==> flow/design.v <==
module bldc_esc #(parameter DATA_WIDTH = 16,parameter debounce = 3)(
  input clk,              		 
  input reset,            		 
  input pwm_en,						 
  input encoder_a,  				 
  input encoder_b,  				 
  input [DATA_WIDTH-1:0] pwm_period,	 
  input [DATA_WIDTH-1:0] period_reference,	 
  input [DATA_WIDTH-1:0] Kp_ext, 
  input [DATA_WIDTH-1:0] Ki_ext, 
  input [DATA_WIDTH-1:0] Kd_ext, 
  input override_internal_pid,		 
  output reg motor_positive,   		 
  output reg motor_negative 			 
);
  reg motor_pwm;
  reg [DATA_WIDTH-1:0] pwm_counter;
  reg [DATA_WIDTH-1:0] pwm_duty_cycle;
  reg [1:0]encoder_state;
  reg [1:0]prev_encoder_state;
  reg [1:0]pwm_direction;
  reg [DATA_WIDTH-1:0] period_speed ; 
  reg [DATA_WIDTH-1:0] speed_ctr;
  reg [DATA_WIDTH-1:0] Kp ;
  reg [DATA_WIDTH-1:0] Ki ;
  reg [DATA_WIDTH-1:0] Kd ;
  reg signed[DATA_WIDTH-1:0] error;
  reg signed[(DATA_WIDTH)-1:0] integral;
  reg signed[DATA_WIDTH-1:0] derivative;
  reg signed [(DATA_WIDTH)-1:0] pid_output;
  reg signed[DATA_WIDTH-1:0] previous_error;
  reg [2:0] encoder_a_shift_reg;
  reg encoder_a_reg;
  reg [2:0] encoder_b_shift_reg;
  reg encoder_b_reg;
 always @(posedge clk or posedge reset) begin
    if (reset) begin
        integral <= 16'b0;
        pwm_counter <= {DATA_WIDTH{1'b0}};
        encoder_state <= 2'b0;
        prev_encoder_state <= 2'b0;
        pwm_direction<=2'b00;
        motor_positive<=1'b0;
        motor_negative<=1'b0;
        Kp <= 16'd1;
        Ki <= 16'd0;
        Kd <= 16'd0;
        speed_ctr<={DATA_WIDTH{1'b0}};
        previous_error <= {DATA_WIDTH{1'b0}};
        error<=8'b0;
        period_speed <= 16'b0;
        pid_output <= 16'b0;
        derivative <= 16'b0;
        pwm_duty_cycle <= 16'b0;
        motor_pwm <= 1'b0;
        encoder_a_shift_reg <= 3'b0;
        encoder_a_reg <= 1'b0;
        encoder_b_shift_reg <= 3'b0;
        encoder_b_reg <= 1'b0;
    end 
    else begin
        encoder_a_shift_reg <= {encoder_a_shift_reg[debounce-2:0],encoder_a};
        if (encoder_a_shift_reg == {debounce{1'b0}} || encoder_a_shift_reg == {debounce{1'b1}})begin
            encoder_a_reg <= encoder_a_shift_reg[0];
        end
        encoder_b_shift_reg <= {encoder_b_shift_reg[debounce-2:0],encoder_b};
        if (encoder_b_shift_reg == {debounce{1'b0}} || encoder_b_shift_reg == {debounce{1'b1}})begin
            encoder_b_reg <= encoder_b_shift_reg[0];
        end
        pid_output <= Kp * error + Ki * integral + Kd * derivative;	 
        if(pid_output<1) begin			 
			pwm_duty_cycle<=pwm_period;
		end 
		else if (pid_output>pwm_period) begin	 
			pwm_duty_cycle<=1;
		end 
		else begin
			pwm_duty_cycle<= pid_output;	 
		end
        derivative <= error - previous_error;
        if (integral + error > 2047) begin  
            integral <= 2047;  
        end 
        else if (integral + error < -2048) begin
            integral <= -2048; 
        end 
        else begin
            integral <= integral + error;  
        end
        previous_error<=error;
        error <= period_reference - period_speed;
        motor_pwm <= (pwm_counter < pwm_duty_cycle) & pwm_en;  
        if (pwm_counter == pwm_period) begin
            pwm_counter <= 16'd0;
        end
        else begin
            pwm_counter <= pwm_counter + 1;
        end
        encoder_state <= {encoder_a_reg, encoder_b_reg};
        prev_encoder_state <= encoder_state;
        case ({encoder_state, prev_encoder_state})
            4'b0100, 4'b1101,4'b1011: begin 
                pwm_direction<=2'b10;
            end
            4'b1000,4'b1110,4'b0111: begin 
                pwm_direction<=2'b01;
            end
            4'b1100, 4'b0011, 4'b1001,4'b0110: begin 
                pwm_direction<=2'b00;
            end
            default: begin
                pwm_direction<=pwm_direction; 
            end
        endcase
        if(pwm_en==1'b0)begin
            motor_positive<=1'b0;
            motor_negative<=1'b0;
		end 
		else begin
            case(pwm_direction)
                2'b00: begin
      				if(period_reference>32767) begin  
						motor_positive<=1'b0;
						motor_negative<=motor_pwm;
					end
					else begin
						motor_positive<=motor_pwm;
						motor_negative<=1'b0;
					end
                end 
                2'b01:begin
                    motor_positive<=1'b0;
                    motor_negative<=motor_pwm;
                end
                2'b10:begin
                    motor_positive<=motor_pwm;
                    motor_negative<=1'b0;
                end
                default: begin
                    motor_positive <= 1'b0;
                    motor_negative <= 1'b0;
                end
            endcase
        end
		if(override_internal_pid) begin
			Kp<=Kp_ext;
			Ki<=Ki_ext;
			Kd<=Kd_ext;
		end 
		else begin
			Kp<=Kp;
			Ki<=Ki;
			Kd<=Kd;
		end
      if((prev_encoder_state[0]==1'b0 && encoder_a_reg==1'b1) || speed_ctr==16'h00ff) begin
            period_speed<=speed_ctr;
            speed_ctr<={DATA_WIDTH{1'b0}};
        end else begin
            speed_ctr<=speed_ctr+1;
        end
    end
 end
endmodule
Appendix: tool output

# Reports on bldc_esc

Each step is given for the RTL above and for the edited RTL.
Lines under "unedited" count in the file above, lines under "edited" in the edited file.
"difference" is "edited" less "unedited", of the values as shown.
Cell names lack the library's common part.
Not given: --

Top module: bldc_esc
Clock input: clk
Standard-cell library: sky130hd
Timing corner: tt_025C_1v80

# Edit of the RTL

Unified diff, file above to edited file.
This change comes from a script, not from a designer. The edited design behaves differently; no optimisation was intended.

```diff
@@ -39,5 +39,4 @@
         pwm_counter <= {DATA_WIDTH{1'b0}};
         encoder_state <= 2'b0;
-        prev_encoder_state <= 2'b0;
         pwm_direction<=2'b00;
         motor_positive<=1'b0;
@@ -98,5 +97,4 @@
         end
         encoder_state <= {encoder_a_reg, encoder_b_reg};
-        prev_encoder_state <= encoder_state;
         case ({encoder_state, prev_encoder_state})
             4'b0100, 4'b1101,4'b1011: begin 
@@ -161,3 +159,4 @@
     end
  end
+ always @(*) prev_encoder_state = encoder_state;
 endmodule
```

# Word level

Source: Yosys, flattened and elaborated, memories not mapped. Widths are those after wreduce. Registers that Yosys merges into a memory's read port (data or address) are not register bits. Print and check cells do not count.

Storage and ports:

| element               | unedited | edited | difference |
| output and inout bits | 2        | 2      | 0 |
| input port bits       | 86       | 86     | 0 |
| elaborated cells      | 81       | 80     | -1 |
| register bits         | 209      | 207    | -2 |

Operators by class:

| element                          | unedited | edited | difference |
| $lt $le $gt $ge                  | 6        | 6      | 0 |
| equal/unequal tests              | 16       | 16     | 0 |
| mux-type cells                   | 13       | 13     | 0 |
| $add $sub $neg                   | 8        | 8      | 0 |
| multiply operators               | 3        | 3      | 0 |
| bitwise logic cells              | 2        | 2      | 0 |
| reductions and logical operators | 11       | 11     | 0 |

Unchanged operator kinds not shown: 32.

# Depth

Depth = most cells in a row (Yosys ltp): at word level without a register or memory, in the mapped netlist without a sequential cell, where the memories' decode and read muxes count.

Logic depth:

| element                   | unedited | edited | difference |
| depth in word-level cells | 4        | 4      | 0 |
| ABC_AREA                  | 0        | 0      | -- |
| mapped depth              | 25       | 27     | +2 |

# Netlist

Yosys stat after the flow's synthesis: flattened, memories mapped to cells. It holds for the ABC_AREA given above (unset counts as 0); a run with the other value may have another netlist.

Mapped netlist:

| element                            | unedited | edited  | difference |
| sequential part of the area (um^2) | 5257.5   | 5106.1  | -151.4 |
| synthesis area (um^2)              | 22750.6  | 22446.5 | -304.1 |
| flip-flop cells                    | 210      | 204     | -6 |
| cells in the netlist               | 2364     | 2300    | -64 |

Cell types:

| type     | unedited | edited | difference |
| nand2_1  | 203      | 159    | -44 |
| and2_1   | 266      | 296    | +30 |
| inv_1    | 492      | 469    | -23 |
| nor2_1   | 76       | 69     | -7 |
| xor2_1   | 47       | 40     | -7 |
| dfrtp_1  | 208      | 203    | -5 |
| a21o_1   | 6        | 11     | +5 |
| a22o_1   | 0        | 5      | +5 |
| xnor2_1  | 136      | 140    | +4 |
| clkbuf_1 | 60       | 56     | -4 |
| o21ai_2  | 9        | 13     | +4 |
| o211ai_1 | 4        | 0      | -4 |
| a21oi_1  | 47       | 44     | -3 |
| nand3_1  | 27       | 30     | +3 |
| o21a_1   | 12       | 15     | +3 |
| a211oi_1 | 8        | 5      | -3 |
| o21ai_1  | 6        | 3      | -3 |
| a31oi_1  | 4        | 1      | -3 |

Unchanged cell types not shown: 19.
The list need not be complete.

# Timing after synthesis

OpenSTA on the mapped netlist: ideal clock, no wires. The path of least setup slack (recovery checks aside). Input and output delay are each 20% of the period. Register names are those of the netlist, which keeps one name where synthesis merged equal registers.

Timing path after synthesis:

| element                             | unedited                | edited                  | difference |
| kind                                | flip-flop to flip-flop  | flip-flop to flip-flop  | -- |
| from                                | register error[3]       | register error[3]       | -- |
| to                                  | register pid_output[15] | register pid_output[15] | -- |
| library setup time (ps)             | 80                      | 134                     | +54 |
| delay of the path (ps)              | 6664                    | 6670                    | +6 |
| slack (ps)                          | 1336                    | 1330                    | -6 |
| launch time at the first pin (ps)   | 0                       | 0                       | 0 |
| stages on the path                  | 25                      | 24                      | -1 |
| clock period (ps)                   | 8000                    | 8000                    | 0 |
| data required time (ps)             | 7920                    | 7866                    | -54 |
| data arrival time (ps)              | 6584                    | 6536                    | -48 |
| period reached after synthesis (ps) | 6664                    | 6670                    | +6 |

"delay of the path" = arrival - input delay + setup time.
"stages on the path" counts driving pins, that of a launching flip-flop among them; a cell with two outputs on the path counts twice.
"period reached after synthesis" = period - worst setup slack (recovery checks aside). The figure is calculated, with input and output delays left at 20% of the set period.
The rows between start and end are the longest chain of elaborated cells between them; the timing report does not say that the signal goes this way. Where chains are equally long, one stands for them.
Each line given opens the expression or statement behind the cell; cells for indexed reads and writes are added by Yosys, which also makes memories of some case tables.

On the way, after synthesis, unedited:
Path through: dfrtp_1 -> clkbuf_1 -> and2_1 -> fa_1 -> inv_1 -> fa_1 -> fa_1 -> inv_1 -> fa_1 -> inv_1 -> fa_1 -> inv_1 -> fa_1 -> fa_1 -> fa_1 -> inv_1 -> fa_1 -> inv_1 -> ha_1 -> inv_1 -> o21bai_1 -> a21oi_1 -> o21ai_0 -> o41ai_1 -> xnor2_1
Cells in the longest elaborated chain: 3
Elaborated cells on any way between the ends: 3
Source lines of those cells: 1
Classes of those cells: add/sub (2); mul (1)

RTL lines, path after synthesis, unedited:

| element                                        | line | RTL |
| from (decl)                                    | 27   | `reg signed[DATA_WIDTH-1:0] error;` |
| from (assign)                                  | 50   | `error<=8'b0;` |
| from (assign)                                  | 91   | `error <= period_reference - period_speed;` |
| 16-bit by 16-bit multiplier with 16-bit output | 70   | `pid_output <= Kp * error + Ki * integral + Kd * derivative;` |
| 16-bit adder x2                                | 70   |  |
| to (assign)                                    | 52   | `pid_output <= 16'b0;` |
| to (assign)                                    | 70   |  |
| to (decl)                                      | 30   | `reg signed [(DATA_WIDTH)-1:0] pid_output;` |

On the way, after synthesis, edited:
Path through: dfrtp_1 -> clkbuf_1 -> and2_1 -> fa_1 -> inv_1 -> fa_1 -> fa_1 -> inv_1 -> fa_1 -> inv_1 -> fa_1 -> inv_1 -> fa_1 -> fa_1 -> fa_1 -> inv_1 -> fa_1 -> inv_1 -> ha_1 -> a21o_1 -> a21oi_1 -> o21ai_0 -> o41ai_1 -> xnor2_1
Cells in the longest elaborated chain: 3
Elaborated cells on any way between the ends: 3
Source lines of those cells: 1
Classes of those cells: add/sub (2); mul (1)

RTL lines, path after synthesis, edited:

| element                                        | line | RTL |
| from (decl)                                    | 27   | `reg signed[DATA_WIDTH-1:0] error;` |
| from (assign)                                  | 49   | `error<=8'b0;` |
| from (assign)                                  | 90   | `error <= period_reference - period_speed;` |
| 16-bit by 16-bit multiplier with 16-bit output | 69   | `pid_output <= Kp * error + Ki * integral + Kd * derivative;` |
| 16-bit adder x2                                | 69   |  |
| to (assign)                                    | 51   | `pid_output <= 16'b0;` |
| to (assign)                                    | 69   |  |
| to (decl)                                      | 30   | `reg signed [(DATA_WIDTH)-1:0] pid_output;` |

# Path in the finished layout

Path of least setup slack in the final report of the runs of pair 1 (OpenROAD, finished layout, wires in). Where an end is a register, its clock arrival counts in the times.
The report prints the path's times to 10 ps; the period is as set.

Timing path post-layout:

| element                           | unedited                | edited                  | difference |
| kind                              | flip-flop to flip-flop  | flip-flop to flip-flop  | -- |
| from                              | register error[6]       | register derivative[2]  | -- |
| to                                | register pid_output[15] | register pid_output[15] | -- |
| stages on the path                | 24                      | 24                      | 0 |
| launch time at the first pin (ps) | 580                     | 570                     | -10 |
| clock period (ps)                 | 7400                    | 7400                    | 0 |
| data arrival time (ps)            | 7550                    | 7530                    | -20 |
| library setup time (ps)           | 130                     | 120                     | -10 |
| data required time (ps)           | 7820                    | 7830                    | +10 |
| slack (ps)                        | 280                     | 300                     | +20 |

The rows between start and end are the longest chain of elaborated cells between them; the timing report does not say that the signal goes this way. Where chains are equally long, one stands for them.

On the way, post-layout, unedited:
Path through: dfrtp_1 -> nand2_1 -> fa_1 -> inv_1 -> fa_1 -> inv_1 -> fa_1 -> inv_1 -> fa_1 -> inv_1 -> fa_1 -> fa_1 -> fa_1 -> inv_1 -> fa_1 -> inv_1 -> fa_1 -> xnor2_1 -> xnor2_1 -> xnor2_1 -> xnor2_1 -> xnor2_1 -> xnor2_1 -> xnor2_1
Cells in the longest elaborated chain: 3
Elaborated cells on any way between the ends: 3
Source lines of those cells: 1
Classes of those cells: add/sub (2); mul (1)

RTL lines, path post-layout, unedited:

| element                                        | line | RTL |
| from (decl)                                    | 27   | `reg signed[DATA_WIDTH-1:0] error;` |
| from (assign)                                  | 50   | `error<=8'b0;` |
| from (assign)                                  | 91   | `error <= period_reference - period_speed;` |
| 16-bit by 16-bit multiplier with 16-bit output | 70   | `pid_output <= Kp * error + Ki * integral + Kd * derivative;` |
| 16-bit adder x2                                | 70   |  |
| to (assign)                                    | 52   | `pid_output <= 16'b0;` |
| to (assign)                                    | 70   |  |
| to (decl)                                      | 30   | `reg signed [(DATA_WIDTH)-1:0] pid_output;` |

On the way, post-layout, edited:
Path through: dfrtp_1 -> and2_1 -> fa_1 -> fa_1 -> inv_1 -> fa_1 -> inv_1 -> ha_1 -> fa_1 -> fa_1 -> fa_1 -> fa_1 -> inv_1 -> fa_1 -> inv_1 -> ha_1 -> inv_1 -> o21bai_1 -> a21o_1 -> a21o_1 -> a21oi_1 -> o21ai_0 -> o41ai_1 -> xnor2_1
Cells in the longest elaborated chain: 2
Elaborated cells on any way between the ends: 2
Source lines of those cells: 1
Classes of those cells: add/sub (1); mul (1)

RTL lines, path post-layout, edited:

| element                                        | line | RTL |
| from (decl)                                    | 29   | `reg signed[DATA_WIDTH-1:0] derivative;` |
| from (assign)                                  | 52   | `derivative <= 16'b0;` |
| from (assign)                                  | 79   | `derivative <= error - previous_error;` |
| 16-bit by 16-bit multiplier with 16-bit output | 69   | `pid_output <= Kp * error + Ki * integral + Kd * derivative;` |
| 16-bit adder                                   | 69   |  |
| to (assign)                                    | 51   | `pid_output <= 16'b0;` |
| to (assign)                                    | 69   |  |
| to (decl)                                      | 30   | `reg signed [(DATA_WIDTH)-1:0] pid_output;` |

# Measured runs

Both versions went through the flow (Yosys, OpenROAD) with the same settings in each pair. Constraints: input delay and output delay 20% of the set period each, output load 0.01 pF.

Settings, pair 1:
CORE_UTILIZATION: 40
PLACE_DENSITY: 0.6
period_ns: 7.4
CAP_MARGIN: 20
CORE_MARGIN: 2
SLEW_MARGIN: 20

Final reports, pair 1:

| element                                                  | unedited | edited  | difference |
| Yosys chip area after synthesis (um^2)                   | 22750.6  | 22446.5 | -304.1 |
| worst slack on setup checks (ps)                         | 279      | 297     | +18 |
| post-route utilization (%)                               | 45.3     | 45.5    | +0.2 |
| total die area (um^2)                                    | 58799.0  | 58028.0 | -771.0 |
| period reached (ps)                                      | 7121     | 7103    | -18 |
| lowest hold slack (ps)                                   | 372      | 380     | +8 |
| area of the standard cells in the finished layout (um^2) | 25519.5  | 25181.7 | -337.8 |
| setup total negative slack (ps)                          | 0        | 0       | 0 |

Settings, pair 2:
CELL_PAD_IN_SITES_DETAIL_PLACEMENT: 1
CORE_ASPECT_RATIO: 1.26
CORE_MARGIN: 6
CORE_UTILIZATION: 28
CTS_CLUSTER_DIAMETER: 103
GPL_ROUTABILITY_DRIVEN: 1
MAX_ROUTING_LAYER: met5
MIN_ROUTING_LAYER: met2
PLACE_DENSITY_LB_ADDON: 0.15
SETUP_SLACK_MARGIN: 0.8
TNS_END_PERCENT: 55
period_ns: 4.24
CAP_MARGIN: 20
SLEW_MARGIN: 20

Final reports, pair 2:

| element                                                  | unedited | edited  | difference |
| Yosys chip area after synthesis (um^2)                   | 22750.6  | 22446.5 | -304.1 |
| worst slack on setup checks (ps)                         | -2439    | -2466   | -27 |
| post-route utilization (%)                               | 36.1     | 36.2    | +0.1 |
| total die area (um^2)                                    | 88282.8  | 87150.0 | -1132.8 |
| period reached (ps)                                      | 6679     | 6706    | +27 |
| lowest hold slack (ps)                                   | 373      | 376     | +3 |
| area of the standard cells in the finished layout (um^2) | 28870.2  | 28710.0 | -160.2 |
| setup total negative slack (ps)                          | -22680   | -22825  | -145 |

"period reached": clock period set for the run, less the worst setup slack. It is reckoned from that one timing run; input and output delays stay at 20% of the period that was set.
